==> flow/design.v <==
`timescale 1ns/1ps
module MODULE_STATIC_PROCESS (
    input clk,
    input rst,
    input [3:0] state_info,
    input [11:0] read_from_aux,
    input [11:0] read_from_ram,
    output reg [11:0] write2aux,
    output reg [11:0] write2ram,
    output reg [9:0] write2aux_addr,
    output reg [9:0] read_from_aux_addr,
    output reg [18:0] write2ram_addr,
    output reg[18:0] read_from_ram_addr,
    output reg ena_write_ram,
    output done
);
reg [18:0] cnt;
reg done_;
assign done=done_;
reg [4:0] cnt_buffer;
reg [11:0] color_buffer;
reg [11:0] buffer;
reg [11:0] color_reduced;
reg [15:0] color_cnt_1;
reg [15:0] color_cnt_2;
reg [15:0] color_cnt_3;
reg [15:0] color_cnt_4;
reg [15:0] color_cnt_5;
reg [15:0] color_cnt_6;
reg [15:0] color_cnt_7;
reg [15:0] color_cnt_8;
reg [15:0] color_cnt_9;
reg [15:0] color_cnt_10;
reg [15:0] color_cnt_11;
reg [15:0] color_cnt_12;
reg [15:0] color_cnt_13;
reg [15:0] color_cnt_14;
reg [15:0] color_cnt_15;
reg [15:0] color_cnt_16;
reg is_read_done;
always @(posedge clk) 
begin
    if(!rst)
    begin
      cnt=0;
      done_=0;
      cnt_buffer=0;
      color_buffer=0;
      buffer=0;
      color_reduced=0;
      color_cnt_1=0;
      color_cnt_2=0;
      color_cnt_3=0;
      color_cnt_4=0;
      color_cnt_5=0;
      color_cnt_6=0;
      color_cnt_7=0;
      color_cnt_8=0;
      color_cnt_9=0;
      color_cnt_10=0;
      color_cnt_11=0;
      color_cnt_12=0;
      color_cnt_13=0;
      color_cnt_14=0;
      color_cnt_15=0;
      color_cnt_16=0;
      is_read_done=0;
      write2aux=0;
      write2ram=0;
      write2aux_addr=0;
      read_from_aux_addr=0;
      write2ram_addr=0;
      read_from_ram_addr=0;
      ena_write_ram=0;
    end
    else if(done_==0&&(state_info==4'b1000||state_info==4'b1001))
    begin
      if(cnt_buffer==4'b0000)
      begin
        if(state_info==4'b1000)
          color_buffer=(read_from_ram[11:8]*8'd30+read_from_ram[7:4]*8'd59+read_from_ram[3:0]*8'd11)*9/8'd100;
        else if(state_info==4'b1001)
          color_buffer=(read_from_ram[11:8]*8'd30+read_from_ram[7:4]*8'd59+read_from_ram[3:0]*8'd11)*8/8'd100;
        read_from_ram_addr=cnt-641;
        cnt_buffer=cnt_buffer+1;
      end
      else if(cnt_buffer==4'b0001)  
      begin
        if(cnt%640==0||cnt<640)
            color_buffer=color_buffer-0;
        else
        begin
          color_reduced=(read_from_ram[11:8]*8'd30+read_from_ram[7:4]*8'd59+read_from_ram[3:0]*8'd11)/8'd100;
          if(color_buffer<color_reduced)
            color_buffer=0;
          else
            color_buffer=color_buffer-color_reduced;
        end
        read_from_ram_addr=cnt-640;
        cnt_buffer=cnt_buffer+1;
      end
      else if(cnt_buffer==4'b0010)  
      begin
        if(cnt<640)
            color_buffer=color_buffer-0;
        else
        begin
          color_reduced=(read_from_ram[11:8]*8'd30+read_from_ram[7:4]*8'd59+read_from_ram[3:0]*8'd11)/8'd100;
          if(color_buffer<color_reduced)
            color_buffer=0;
          else
            color_buffer=color_buffer-color_reduced;
        end
        read_from_ram_addr=cnt-639;
        cnt_buffer=cnt_buffer+1;
      end
      else if(cnt_buffer==4'b0011)  
      begin
        if(cnt<640||(cnt-639)%640==0)
            color_buffer=color_buffer-0;
        else
        begin
          color_reduced=(read_from_ram[11:8]*8'd30+read_from_ram[7:4]*8'd59+read_from_ram[3:0]*8'd11)/8'd100;
          if(color_buffer<color_reduced)
            color_buffer=0;
          else
            color_buffer=color_buffer-color_reduced;
        end
        read_from_ram_addr=cnt-1;
        cnt_buffer=cnt_buffer+1;
      end
      else if(cnt_buffer==4'b0100)  
      begin
        if(cnt%640==0)
            color_buffer=color_buffer-0;
        else
        begin
        color_reduced=(read_from_ram[11:8]*8'd30+read_from_ram[7:4]*8'd59+read_from_ram[3:0]*8'd11)/8'd100;
          if(color_buffer<color_reduced)
            color_buffer=0;
          else
            color_buffer=color_buffer-color_reduced;
        end
        read_from_ram_addr=cnt+1;
        cnt_buffer=cnt_buffer+1;
      end
      else if(cnt_buffer==4'b0101)  
      begin
        if(cnt>=639&&(cnt-639)%640==0)
          color_buffer=color_buffer-0;
        else 
        begin
          color_reduced=(read_from_ram[11:8]*8'd30+read_from_ram[7:4]*8'd59+read_from_ram[3:0]*8'd11)/8'd100;
          if(color_buffer<color_reduced)
            color_buffer=0;
          else
            color_buffer=color_buffer-color_reduced;
        end
        read_from_ram_addr=cnt+640-1;
        cnt_buffer=cnt_buffer+1;
      end
      else if(cnt_buffer==4'b0110)  
      begin
        if(cnt%640==0||cnt>640*479)
            color_buffer=color_buffer-0;
        else 
        begin
          color_reduced=(read_from_ram[11:8]*8'd30+read_from_ram[7:4]*8'd59+read_from_ram[3:0]*8'd11)/8'd100;
          if(color_buffer<color_reduced)
            color_buffer=0;
          else
            color_buffer=color_buffer-color_reduced;
        end
        read_from_ram_addr=cnt+640;
        cnt_buffer=cnt_buffer+1;
      end
      else if(cnt_buffer==4'b0111) 
      begin
        if(cnt>640*479)
            color_buffer=color_buffer-0;
        else
        begin
          color_reduced=(read_from_ram[11:8]*8'd30+read_from_ram[7:4]*8'd59+read_from_ram[3:0]*8'd11)/8'd100;
          if(color_buffer<color_reduced)
            color_buffer=0;
          else
            color_buffer=color_buffer-color_reduced;
        end
        read_from_aux_addr=(cnt-1)%640;  
        read_from_ram_addr=cnt+640+1;
        cnt_buffer=cnt_buffer+1;
      end
      else if(cnt_buffer==4'b1000)   
      begin
        if(cnt>640*479||(cnt>=630&&(cnt-639)%640==0))
            color_buffer=color_buffer-0;
        else
        begin
          color_reduced=(read_from_ram[11:8]*8'd30+read_from_ram[7:4]*8'd59+read_from_ram[3:0]*8'd11)/8'd100;
          if(color_buffer<color_reduced)
            color_buffer=0;
          else
            color_buffer=color_buffer-color_reduced;
        end
        color_buffer={color_buffer[3:0],color_buffer[3:0],color_buffer[3:0]};
        cnt=cnt+1;
        ena_write_ram=1;
        read_from_ram_addr=cnt; 
        cnt_buffer=0;
        write2ram_addr=cnt-640-2;
        read_from_aux_addr=(cnt-2)%640;
        write2ram=read_from_aux;   
        write2aux_addr=(cnt-2)%640;
        write2aux=buffer;
        buffer=color_buffer;
        if(cnt==640*480)
        begin
            done_=1;
            ena_write_ram=0;
            cnt=0;
            cnt_buffer=0;
        end
      end
    end
    else if(done_==0&& state_info==4'b1010)
    begin
          if(cnt_buffer==4'b0000)
          begin
            color_buffer=(read_from_ram[11:8]*8'd30+read_from_ram[7:4]*8'd59+read_from_ram[3:0]*8'd11)*4/8'd100;
            read_from_ram_addr=cnt-641;
            cnt_buffer=cnt_buffer+1;
          end
          else if(cnt_buffer==4'b0001)  
          begin
            if(cnt%640==0||cnt<640)
                color_buffer=color_buffer+0;
            else
            begin
              color_reduced=(read_from_ram[11:8]*8'd30+read_from_ram[7:4]*8'd59+read_from_ram[3:0]*8'd11)/8'd100;
              color_buffer=color_buffer+color_reduced;
            end
            read_from_ram_addr=cnt-640;
            cnt_buffer=cnt_buffer+1;
          end
          else if(cnt_buffer==4'b0010)  
          begin
            if(cnt<640)
                color_buffer=color_buffer-0;
            else
            begin
              color_reduced=(read_from_ram[11:8]*8'd30+read_from_ram[7:4]*8'd59+read_from_ram[3:0]*8'd11)*2/8'd100;
              color_buffer=color_buffer+color_reduced;
            end
            read_from_ram_addr=cnt-639;
            cnt_buffer=cnt_buffer+1;
          end
          else if(cnt_buffer==4'b0011)  
          begin
            if(cnt<640||(cnt-639)%640==0)
                color_buffer=color_buffer-0;
            else
            begin
              color_reduced=(read_from_ram[11:8]*8'd30+read_from_ram[7:4]*8'd59+read_from_ram[3:0]*8'd11)/8'd100;
              color_buffer=color_buffer+color_reduced;
            end
            read_from_ram_addr=cnt-1;
            cnt_buffer=cnt_buffer+1;
          end
          else if(cnt_buffer==4'b0100)  
          begin
            if(cnt%640==0)
                color_buffer=color_buffer-0;
            else
            begin
              color_reduced=(read_from_ram[11:8]*8'd30+read_from_ram[7:4]*8'd59+read_from_ram[3:0]*8'd11)*2/8'd100;
              color_buffer=color_buffer+color_reduced;
            end
            read_from_ram_addr=cnt+1;
            cnt_buffer=cnt_buffer+1;
          end
          else if(cnt_buffer==4'b0101)  
          begin
            if(cnt>=639&&(cnt-639)%640==0)
              color_buffer=color_buffer-0;
            else 
            begin
              color_reduced=(read_from_ram[11:8]*8'd30+read_from_ram[7:4]*8'd59+read_from_ram[3:0]*8'd11)*2/8'd100;
              color_buffer=color_buffer+color_reduced;
            end
            read_from_ram_addr=cnt+640-1;
            cnt_buffer=cnt_buffer+1;
          end
          else if(cnt_buffer==4'b0110)  
          begin
            if(cnt%640==0||cnt>640*479)
                color_buffer=color_buffer-0;
            else 
            begin
              color_reduced=(read_from_ram[11:8]*8'd30+read_from_ram[7:4]*8'd59+read_from_ram[3:0]*8'd11)/8'd100;
              color_buffer=color_buffer+color_reduced;
            end
            read_from_ram_addr=cnt+640;
            cnt_buffer=cnt_buffer+1;
          end
          else if(cnt_buffer==4'b0111) 
          begin
            if(cnt>640*479)
                color_buffer=color_buffer-0;
            else
            begin
              color_reduced=(read_from_ram[11:8]*8'd30+read_from_ram[7:4]*8'd59+read_from_ram[3:0]*8'd11)*2/8'd100;
              color_buffer=color_buffer+color_reduced;
            end
            read_from_aux_addr=(cnt-1)%640;  
            read_from_ram_addr=cnt+640+1;
            cnt_buffer=cnt_buffer+1;
          end
          else if(cnt_buffer==4'b1000)   
          begin
            if(cnt>640*479||(cnt>=630&&(cnt-639)%640==0))
                color_buffer=color_buffer-0;
            else
            begin
              color_reduced=(read_from_ram[11:8]*8'd30+read_from_ram[7:4]*8'd59+read_from_ram[3:0]*8'd11)/8'd100;
              color_buffer=color_buffer+color_reduced;
            end
            color_buffer=color_buffer/16;
            color_buffer={color_buffer[3:0],color_buffer[3:0],color_buffer[3:0]};
            cnt=cnt+1;
            ena_write_ram=1;
            read_from_ram_addr=cnt;  
            cnt_buffer=0;
            write2ram_addr=cnt-640-2; 
            read_from_aux_addr=(cnt-2)%640;
            write2ram=read_from_aux;   
            write2aux_addr=(cnt-2)%640;
            write2aux=buffer;
            buffer=color_buffer;
            if(cnt==640*480)
            begin
                done_=1;
                ena_write_ram=0;
                    cnt=0;
                cnt_buffer=0;
            end
          end
    end
    else if(done_==0&& state_info==4'b1011)
    begin
          if(cnt_buffer==4'b0000)
          begin
            color_buffer=12'b000000000111;
            read_from_ram_addr=cnt-641;
            cnt_buffer=cnt_buffer+1;
          end
          else if(cnt_buffer==4'b0001)  
          begin
            if(cnt%640==0||cnt<640)
                color_buffer=color_buffer+0;
            else
            begin
              color_reduced=(read_from_ram[11:8]*8'd30+read_from_ram[7:4]*8'd59+read_from_ram[3:0]*8'd11)/8'd100;
              color_buffer=color_buffer+color_reduced;
            end
            read_from_ram_addr=cnt-640;
            cnt_buffer=cnt_buffer+1;
          end
          else if(cnt_buffer==4'b0010)  
          begin
            color_buffer=color_buffer-0;
            read_from_ram_addr=cnt-639;
            cnt_buffer=cnt_buffer+1;
          end
          else if(cnt_buffer==4'b0011)  
          begin
            color_buffer=color_buffer-0;
            read_from_ram_addr=cnt-1;
            cnt_buffer=cnt_buffer+1;
          end
          else if(cnt_buffer==4'b0100)  
          begin
            color_buffer=color_buffer-0;
            read_from_ram_addr=cnt+1;
            cnt_buffer=cnt_buffer+1;
          end
          else if(cnt_buffer==4'b0101)  
          begin
            color_buffer=color_buffer-0;
            read_from_ram_addr=cnt+640-1;
            cnt_buffer=cnt_buffer+1;
          end
          else if(cnt_buffer==4'b0110)  
          begin
            color_buffer=color_buffer-0;
            read_from_ram_addr=cnt+640;
            cnt_buffer=cnt_buffer+1;
          end
          else if(cnt_buffer==4'b0111) 
          begin
            color_buffer=color_buffer-0;
            read_from_aux_addr=(cnt-1)%640;  
            read_from_ram_addr=cnt+640+1;
            cnt_buffer=cnt_buffer+1;
          end
          else if(cnt_buffer==4'b1000)   
          begin
            if(cnt>640*479||(cnt>=630&&(cnt-639)%640==0))
                color_buffer=color_buffer-0;
            else
            begin
              color_reduced=(read_from_ram[11:8]*8'd30+read_from_ram[7:4]*8'd59+read_from_ram[3:0]*8'd11)/8'd100;
              if(color_buffer>color_reduced)
                color_buffer=color_buffer-color_reduced;
              else
                color_buffer=0;
            end
            color_buffer={color_buffer[3:0],color_buffer[3:0],color_buffer[3:0]};
            cnt=cnt+1;
            ena_write_ram=1;
            read_from_ram_addr=cnt;  
            cnt_buffer=0;
            write2ram_addr=cnt-640-2; 
            read_from_aux_addr=(cnt-2)%640;
            write2ram=read_from_aux;   
            write2aux_addr=(cnt-2)%640;
            write2aux=buffer;
            buffer=color_buffer;
            if(cnt==640*480)
            begin
                done_=1;
                ena_write_ram=0;
                    cnt=0;
                cnt_buffer=0;
            end
          end
    end
    else if(done_==1'b1&&state_info<4'b1000)
    begin
      done_=1'b0;
      read_from_aux_addr=0;
      read_from_ram_addr=0;
      cnt=0;
      color_cnt_1=0;
      color_cnt_2=0;
      color_cnt_3=0;
      color_cnt_4=0;
      color_cnt_5=0;
      color_cnt_6=0;
      color_cnt_7=0;
      color_cnt_8=0;
      color_cnt_9=0;
      color_cnt_10=0;
      color_cnt_11=0;
      color_cnt_12=0;
      color_cnt_13=0;
      color_cnt_14=0;
      color_cnt_15=0;
      color_cnt_16=0;
      is_read_done=0;
    end
    else if(done_==1'b0 && state_info==4'b1100)
    begin
      if(cnt==480*640&&is_read_done==0)
      begin
        is_read_done=1;
        cnt=0;
      end
      if(is_read_done==0&&cnt<480*640)
      begin
        read_from_ram_addr=cnt;
        color_reduced=(read_from_ram[11:8]*8'd30+read_from_ram[7:4]*8'd59+read_from_ram[3:0]*8'd11)/8'd100;
        if(color_reduced[3:0]==4'b0000)
          color_cnt_1=color_cnt_1+1;
        else if(color_reduced[3:0]==4'b0001)
          color_cnt_2=color_cnt_2+1;
        else if(color_reduced[3:0]==4'b0010)
          color_cnt_3=color_cnt_3+1;
        else if(color_reduced[3:0]==4'b0011)
          color_cnt_4=color_cnt_4+1;
        else if(color_reduced[3:0]==4'b0100)
          color_cnt_5=color_cnt_5+1;
        else if(color_reduced[3:0]==4'b0101)
          color_cnt_6=color_cnt_6+1;
        else if(color_reduced[3:0]==4'b0110)
          color_cnt_7=color_cnt_7+1;
        else if(color_reduced[3:0]==4'b0111)
          color_cnt_8=color_cnt_8+1;
        else if(color_reduced[3:0]==4'b1000)
          color_cnt_9=color_cnt_9+1;
        else if(color_reduced[3:0]==4'b1001)
          color_cnt_10=color_cnt_10+1;
        else if(color_reduced[3:0]==4'b1010)
          color_cnt_11=color_cnt_11+1;
        else if(color_reduced[3:0]==4'b1011)
          color_cnt_12=color_cnt_12+1;
        else if(color_reduced[3:0]==4'b1100)
          color_cnt_13=color_cnt_13+1;
        else if(color_reduced[3:0]==4'b1101)
          color_cnt_14=color_cnt_14+1;
        else if(color_reduced[3:0]==4'b1110)
          color_cnt_15=color_cnt_15+1;
        else if(color_reduced[3:0]==4'b1111)
          color_cnt_16=color_cnt_16+1;
        cnt=cnt+1;
      end
      else if(is_read_done==1&&done_==0)
      begin
        if(cnt==640*480)
        begin
          done_=1;
          ena_write_ram=0;
        end
        else
        begin
          ena_write_ram=1;
          write2ram_addr=cnt;
          if(cnt%640<40)  
          begin
            if((480-(cnt/640))<color_cnt_1/160)
              write2ram=12'hFFD;
            else
              write2ram=12'b000000000000;
          end
          else if(cnt%640<80)
          begin
            if((480-(cnt/640))<color_cnt_2/160)
              write2ram=12'hFF0;
            else
              write2ram=12'b000000000000;
          end
          else if(cnt%640<120)
          begin
            if((480-(cnt/640))<color_cnt_3/160)
              write2ram=12'hFFF;
            else
              write2ram=12'b000000000000;
          end
          else if(cnt%640<160)
          begin
            if((480-(cnt/640))<color_cnt_4/160)
              write2ram=12'h0f0;
            else
              write2ram=12'b000000000000;
          end
          else if(cnt%640<200)
          begin
            if((480-(cnt/640))<color_cnt_5/160)
              write2ram=12'hFFE;
            else
              write2ram=12'b000000000000;
          end
          else if(cnt%640<240)
          begin
            if((480-(cnt/640))<color_cnt_6/160)
              write2ram=12'hCFC;
            else
              write2ram=12'b000000000000;
          end
          else if(cnt%640<280)
          begin
            if((480-(cnt/640))<color_cnt_7/160)
              write2ram=12'hfed;
            else
              write2ram=12'b000000000000;
          end
          else if(cnt%640<320)
          begin
            if((480-(cnt/640))<color_cnt_8/160)
              write2ram=12'h9ff;
            else
              write2ram=12'b000000000000;
          end
          else if(cnt%640<360)
          begin
            if((480-(cnt/640))<color_cnt_9/160)
              write2ram=12'hfdb;
            else
              write2ram=12'b000000000000;
          end
          else if(cnt%640<400)
          begin
            if((480-(cnt/640))<color_cnt_10/160)
              write2ram=12'hbff;
            else
              write2ram=12'b000000000000;
          end
          else if(cnt%640<440)
          begin
            if((480-(cnt/640))<color_cnt_11/160)
              write2ram=12'hfeb;
            else
              write2ram=12'b000000000000;
          end
          else if(cnt%640<480)
          begin
            if((480-(cnt/640))<color_cnt_12/160)
              write2ram=12'h8cf;
            else
              write2ram=12'b000000000000;
          end
          else if(cnt%640<520)
          begin
            if((480-(cnt/640))<color_cnt_13/160)
              write2ram=12'heef;
            else
              write2ram=12'b000000000000;
          end
          else if(cnt%640<560)
          begin
            if((480-(cnt/640))<color_cnt_14/160)
              write2ram=12'h9f9;
            else
              write2ram=12'b000000000000;
          end
          else if(cnt%640<600)
          begin
            if((480-(cnt/640))<color_cnt_15/160)
              write2ram=12'hfee;
            else
              write2ram=12'b000000000000;
          end
          else if(cnt%640<640)
          begin
            if((480-(cnt/640))<color_cnt_16/160)
              write2ram=12'hfcc;
            else
              write2ram=12'b000000000000;
          end
          cnt=cnt+1;
        end
      end
    end
end
endmodule  
* Reports on MODULE_STATIC_PROCESS *
Tool output for the design above, in the order of the flow.
Line numbers count from 1 in the design file above.
Operators carry their Yosys type and port widths (W data, S select, Z words).
A cell with - has no value.

inputs
  top = MODULE_STATIC_PROCESS
  clock port = clk
  library = sky130hd
  corner = tt_025C_1v80

* Word-level counts *
Source: Yosys, flattened and elaborated, memories not mapped. Widths are those after wreduce. Registers that Yosys merges into a memory's read port (data or address) are not register bits. Print and check cells do not count.

cells by class
  equality and inequality tests = 94
  $add $sub $neg = 37
  $mul = 7
  reduce/logical cells = 70
  bitwise gates (word level) = 8
  $lt $le $gt $ge = 40
  muxes and demuxes = 456
  div/mod/pow operators = 27

operators by type and width
  cell                      number
  $div A16 B8 Y32 const B   16
  $mux W16                  184
  $mux W12                  128
  $mux W19                  57
  $mod A32 B10 Y32 const B  3
  $div A32 B7 Y32 const B   4
  $mod A19 B10 Y32 const B  2
  $lt A32 B32 Y1            16
  $div A19 B10 Y32 const B  1
  $add A16 B1 Y16 const B   16
  $mux W10                  25
  $lt A32 B9 Y1 const B     6
  $lt A32 B10 Y1 const B    4
  $mul A32 B4 Y32 const B   1
  $mul A4 B4 Y8 const B     4
  $lt A32 B8 Y1 const B     3
  $div A12 B7 Y12 const B   1
  $mul A4 B6 Y10 const B    2
  $ne A2 B2 Y1 const B      35
  $lt A32 B7 Y1 const B     2
  $logic_not A32 Y1         2
  $mux W5                   12
  $add A19 B1 Y19 const B   3
  $sub A19 B10 Y19 const B  3
  $eq A19 B19 Y1 const B    3
  $eq A4 B4 Y1 const B      13
  $reduce_and A24 Y1        2
  $mux W1                   45

Other operator kinds: 70; their cells: 146.

word-level totals
  input bits = 30
  register bits = 389
  elaborated cells = 768
  output and inout port bits = 84

* Depth *
Yosys ltp: most cells in a row. Word level: on the elaborated netlist, between registers, memories and ports. Mapped: between sequential cells and ports; inverters and the memories' decode and read muxes count.

logic depth
  depth in word-level cells = 37
  ABC_AREA = 0
  mapped depth = 133
  depth with buffers taken out = 129

* Mapped cells and area *
Yosys stat after the flow's synthesis: flattened, memories mapped to cells. It holds for the ABC_AREA given above (unset counts as 0); a run with the other value may have another netlist.

mapped netlist
  mapped cells = 5159
  buffers = 329
  mapped flip-flops = 373
  mapped area = 36578.8 µm²
  sequential area = 7467.2 µm²

cells by type
  cell                       number  area in all (µm²)
  sky130_fd_sc_hd__dfxtp_1   373     7.47E+03
  sky130_fd_sc_hd__nor2_1    686     2574.97
  sky130_fd_sc_hd__xnor2_1   232     2.03E+03
  sky130_fd_sc_hd__nand2_1   535     2.01E+03
  sky130_fd_sc_hd__xor2_1    219     1918.09
  sky130_fd_sc_hd__ha_1      153     1.91E+03
  sky130_fd_sc_hd__a21oi_1   372     1.86E+03
  sky130_fd_sc_hd__o21ai_0   350     1751.68
  sky130_fd_sc_hd__clkbuf_1  256     960.922
  sky130_fd_sc_hd__nand3_1   189     945.907
  sky130_fd_sc_hd__nor3_1    134     670.643
  sky130_fd_sc_hd__mux2i_1   65      650.624
  sky130_fd_sc_hd__fa_1      32      640.614
  sky130_fd_sc_hd__inv_1     169     634.358
  sky130_fd_sc_hd__a211oi_1  81      608.083
  sky130_fd_sc_hd__o211ai_1  78      585.562
  sky130_fd_sc_hd__or3_1     79      494.224
  sky130_fd_sc_hd__and3_1    77      481.712

Not listed: further types 114, cells in them 1079.

* Timing after synthesis *
OpenSTA on the mapped netlist: ideal clock, no wires. The path of least setup slack (recovery checks aside). Input and output delay are each 20% of the period. Register names are those of the netlist, which keeps one name where synthesis merged equal registers.

timing post-synthesis
  path kind = input-to-reg
  start point = input read_from_ram[8]
  end point = register color_buffer[11]
  clock period = 29.0 ns
  path buffers = 5
  setup slack = -0.754 ns
  launch time at the first pin = 5.800 ns
  driving pins on the path = 124
  arrival = 29.689 ns
  data required time = 28.935 ns
  delay of the path = 23.954 ns
  setup time = 0.065 ns
  external input delay = 5.800 ns
  synthesis period reached = 29.754 ns

"delay of the path" = arrival - input delay + setup time.
"driving pins on the path": output pins that drive a net of the path, with the launching flip-flop's if there is one; two outputs of one cell count as two.
"synthesis period reached" is the clock period less the worst setup slack; recovery checks do not enter. This is arithmetic on one report: input and output delays are still those of the set period (20% each).
Between the ends stands the longest chain of elaborated cells between them, by number of cells; it is not shown to be the way that was timed. Of several equally long chains one is given.
Each line given opens the expression or statement behind the cell; cells for indexed reads and writes are added by Yosys, which also makes memories of some case tables.
A register here has more assigning lines than the two given.

between the ends, post-synthesis
  path through = sky130_fd_sc_hd__fa_1 sky130_fd_sc_hd__fa_1 sky130_fd_sc_hd__inv_1 sky130_fd_sc_hd__fa_1 sky130_fd_sc_hd__inv_1 sky130_fd_sc_hd__ha_1 sky130_fd_sc_hd__fa_1 sky130_fd_sc_hd__fa_1 sky130_fd_sc_hd__inv_1 sky130_fd_sc_hd__fa_1 sky130_fd_sc_hd__inv_1 sky130_fd_sc_hd__ha_1 sky130_fd_sc_hd__nor2b_1 sky130_fd_sc_hd__o21ai_0 sky130_fd_sc_hd__a21boi_0 sky130_fd_sc_hd__o21ai_0 sky130_fd_sc_hd__nand2b_1 sky130_fd_sc_hd__a21o_1 [... 88 more ...] sky130_fd_sc_hd__a21oi_1 sky130_fd_sc_hd__o21bai_1 sky130_fd_sc_hd__a21oi_1 sky130_fd_sc_hd__o21bai_1 sky130_fd_sc_hd__a21oi_1 sky130_fd_sc_hd__o21bai_1 sky130_fd_sc_hd__a21oi_1 sky130_fd_sc_hd__o21bai_1 sky130_fd_sc_hd__a21oi_1 sky130_fd_sc_hd__xnor2_1 sky130_fd_sc_hd__nor2_1 sky130_fd_sc_hd__a21oi_1 sky130_fd_sc_hd__o22ai_1 sky130_fd_sc_hd__a211oi_1 sky130_fd_sc_hd__o221ai_1 sky130_fd_sc_hd__a21oi_1 sky130_fd_sc_hd__mux2i_1 sky130_fd_sc_hd__nor2_1
  cells in the longest elaborated chain = 19
  elaborated cells on any way between the ends = 68
  classes of those cells = add/sub: 7; mul: 3; div: 5; compare: 2; mux: 51

ends and longest elaborated chain, post-synthesis
  what              RTL line  RTL
  from (decl)       7         input [11:0] read_from_ram,
  $mul A4 B4 Y8     411       color_reduced=(read_from_ram[11:8]*8'd30+read_from_ram[7:4]*8'd59+read_from_ram[3:0]*8'd11)/8'd100;
  $add A9 B10 Y11   411
  $add A11 B8 Y12   411
  $div A12 B7 Y12   411
  $sub A12 B12 Y12  413       color_buffer=color_buffer-color_reduced;
  $mux W4           412       if(color_buffer>color_reduced)
  $mux W4           407       if(cnt>640*479||(cnt>=630&&(cnt-639)%640==0))
  [... 5 more ...]  -
  $mux W12          374       else if(cnt_buffer==4'b0011)
  $mux W12          368       else if(cnt_buffer==4'b0010)
  $mux W12          356       else if(cnt_buffer==4'b0001)
  $mux W12          350       if(cnt_buffer==4'b0000)
  $mux W12          348       else if(done_==0&& state_info==4'b1011)
  $mux W12          225       else if(done_==0&& state_info==4'b1010)
  $mux W12          76        else if(done_==0&&(state_info==4'b1000||state_info==4'b1001))
  to (assign)       81        color_buffer=(read_from_ram[11:8]*8'd30+read_from_ram[7:4]*8'd59+read_from_ram[3:0]*8'd11)*9/8'd100;
  to (assign)       83        color_buffer=(read_from_ram[11:8]*8'd30+read_from_ram[7:4]*8'd59+read_from_ram[3:0]*8'd11)*8/8'd100;
  to (decl)         21        reg [11:0] color_buffer;

* Timing after layout *
From the final timing report of run A: the path of least setup slack in the routed layout; clock arrival at registers is part of the times.

timing after layout
  path kind = input-to-reg
  start point = input read_from_ram[10]
  end point = register color_buffer[11]
  path buffers = 1
  setup slack = 5.40 ns
  driving pins on the path = 120
  external input delay = 8.38 ns
  launch time at the first pin = 8.38 ns
  data required time = 42.51 ns
  clock period = 41.9 ns
  setup time = 0.06 ns
  arrival = 37.10 ns

Between the ends stands the longest chain of elaborated cells between them, by number of cells; it is not shown to be the way that was timed. Of several equally long chains one is given.
A register here has more assigning lines than the two given.

between the ends, after layout
  path through = sky130_fd_sc_hd__clkdlybuf4s50_1 sky130_fd_sc_hd__fa_1 sky130_fd_sc_hd__fa_1 sky130_fd_sc_hd__inv_1 sky130_fd_sc_hd__fa_1 sky130_fd_sc_hd__inv_1 sky130_fd_sc_hd__ha_1 sky130_fd_sc_hd__fa_1 sky130_fd_sc_hd__fa_1 sky130_fd_sc_hd__inv_1 sky130_fd_sc_hd__fa_1 sky130_fd_sc_hd__inv_1 sky130_fd_sc_hd__ha_1 sky130_fd_sc_hd__nor2b_1 sky130_fd_sc_hd__o21ai_0 sky130_fd_sc_hd__a21boi_0 sky130_fd_sc_hd__o21ai_0 sky130_fd_sc_hd__nand2b_1 [... 84 more ...] sky130_fd_sc_hd__a21oi_1 sky130_fd_sc_hd__o21bai_1 sky130_fd_sc_hd__a21oi_1 sky130_fd_sc_hd__o21bai_1 sky130_fd_sc_hd__a21oi_1 sky130_fd_sc_hd__o21bai_1 sky130_fd_sc_hd__a21oi_1 sky130_fd_sc_hd__o21bai_1 sky130_fd_sc_hd__a21oi_1 sky130_fd_sc_hd__xnor2_1 sky130_fd_sc_hd__nor2_1 sky130_fd_sc_hd__a21oi_1 sky130_fd_sc_hd__o22ai_1 sky130_fd_sc_hd__a211oi_1 sky130_fd_sc_hd__o221ai_1 sky130_fd_sc_hd__a21oi_1 sky130_fd_sc_hd__mux2i_1 sky130_fd_sc_hd__nor2_1
  cells in the longest elaborated chain = 19
  elaborated cells on any way between the ends = 68
  classes of those cells = add/sub: 7; mul: 3; div: 5; compare: 2; mux: 51

ends and longest elaborated chain, after layout
  what              RTL line  RTL
  from (decl)       7         input [11:0] read_from_ram,
  $mul A4 B4 Y8     411       color_reduced=(read_from_ram[11:8]*8'd30+read_from_ram[7:4]*8'd59+read_from_ram[3:0]*8'd11)/8'd100;
  $add A9 B10 Y11   411
  $add A11 B8 Y12   411
  $div A12 B7 Y12   411
  $sub A12 B12 Y12  413       color_buffer=color_buffer-color_reduced;
  $mux W4           412       if(color_buffer>color_reduced)
  $mux W4           407       if(cnt>640*479||(cnt>=630&&(cnt-639)%640==0))
  [... 5 more ...]  -
  $mux W12          374       else if(cnt_buffer==4'b0011)
  $mux W12          368       else if(cnt_buffer==4'b0010)
  $mux W12          356       else if(cnt_buffer==4'b0001)
  $mux W12          350       if(cnt_buffer==4'b0000)
  $mux W12          348       else if(done_==0&& state_info==4'b1011)
  $mux W12          225       else if(done_==0&& state_info==4'b1010)
  $mux W12          76        else if(done_==0&&(state_info==4'b1000||state_info==4'b1001))
  to (assign)       81        color_buffer=(read_from_ram[11:8]*8'd30+read_from_ram[7:4]*8'd59+read_from_ram[3:0]*8'd11)*9/8'd100;
  to (assign)       83        color_buffer=(read_from_ram[11:8]*8'd30+read_from_ram[7:4]*8'd59+read_from_ram[3:0]*8'd11)*8/8'd100;
  to (decl)         21        reg [11:0] color_buffer;

MODULE_STATIC_PROCESS through Yosys and OpenROAD on sky130hd: 4 stored runs, unordered, with their settings and measured results. The constraints put input and output delay at 20% of the set period each and load the outputs with 0.01 pF.
"achieved period" means the clock period less the worst setup slack. The figure is calculated, with input and output delays left at 20% of the set period.
"allowed time less slack (worst setup path)": the worst setup path's part of the clock period (all of it between registers, 20% less for each end at a port) less its slack. A launch clock that arrives late makes it longer, a capture clock that arrives late makes it shorter.
Among the settings, . means not set for that run.

item                                             run A         run B         run C         run D
ABC_AREA                                         0             .             .             1
CELL_PAD_IN_SITES_GLOBAL_PLACEMENT               1             .             .             .
CORE_UTILIZATION                                 16            40            40            40
CTS_CLUSTER_DIAMETER                             51            .             .             139
GPL_TIMING_DRIVEN                                1             .             .             .
MAX_ROUTING_LAYER                                met4          .             .             .
PLACE_DENSITY                                    0.78          0.6           0.6           .
SLEW_MARGIN                                      5             20            20            20
period_ns                                        41.9          44.8          29.0          29.0
CAP_MARGIN                                       20            20            25            10
CORE_MARGIN                                      2             2             2             2
CELL_PAD_IN_SITES_DETAIL_PLACEMENT               .             .             1             1
CORE_ASPECT_RATIO                                .             .             0.86          0.99
SETUP_SLACK_MARGIN                               .             .             5.0           5.0
CTS_CLUSTER_SIZE                                 .             .             .             89
GPL_ROUTABILITY_DRIVEN                           .             .             .             0
HOLD_SLACK_MARGIN                                .             .             .             0.12
MIN_ROUTING_LAYER                                .             .             .             met1
PLACE_DENSITY_LB_ADDON                           .             .             .             0.12
TNS_END_PERCENT                                  .             .             .             75
smallest setup slack (ns)                        5.401         8.145         0.908         2.572
allowed time less slack (worst setup path) (ns)  28.12         27.70         22.29         20.63
type of the worst setup path                     input-to-reg  input-to-reg  input-to-reg  input-to-reg
utilization of the finished layout (%)           19.0          44.7          47.9          46.0
Yosys chip area after synthesis (µm²)            36578.8       36578.8       36578.8       35736.8
die footprint (µm²)                              232459.0      93881.0       93889.1       91749.2
standard-cell area of the final layout (µm²)     43125.1       40368.7       43262.7       40885.5
worst hold slack after layout (ns)               0.452         0.454         0.453         0.426
post-route setup TNS (ns)                        0.000         0.000         0.000         0.000
achieved period (ns)                             36.499        36.655        28.092        26.428
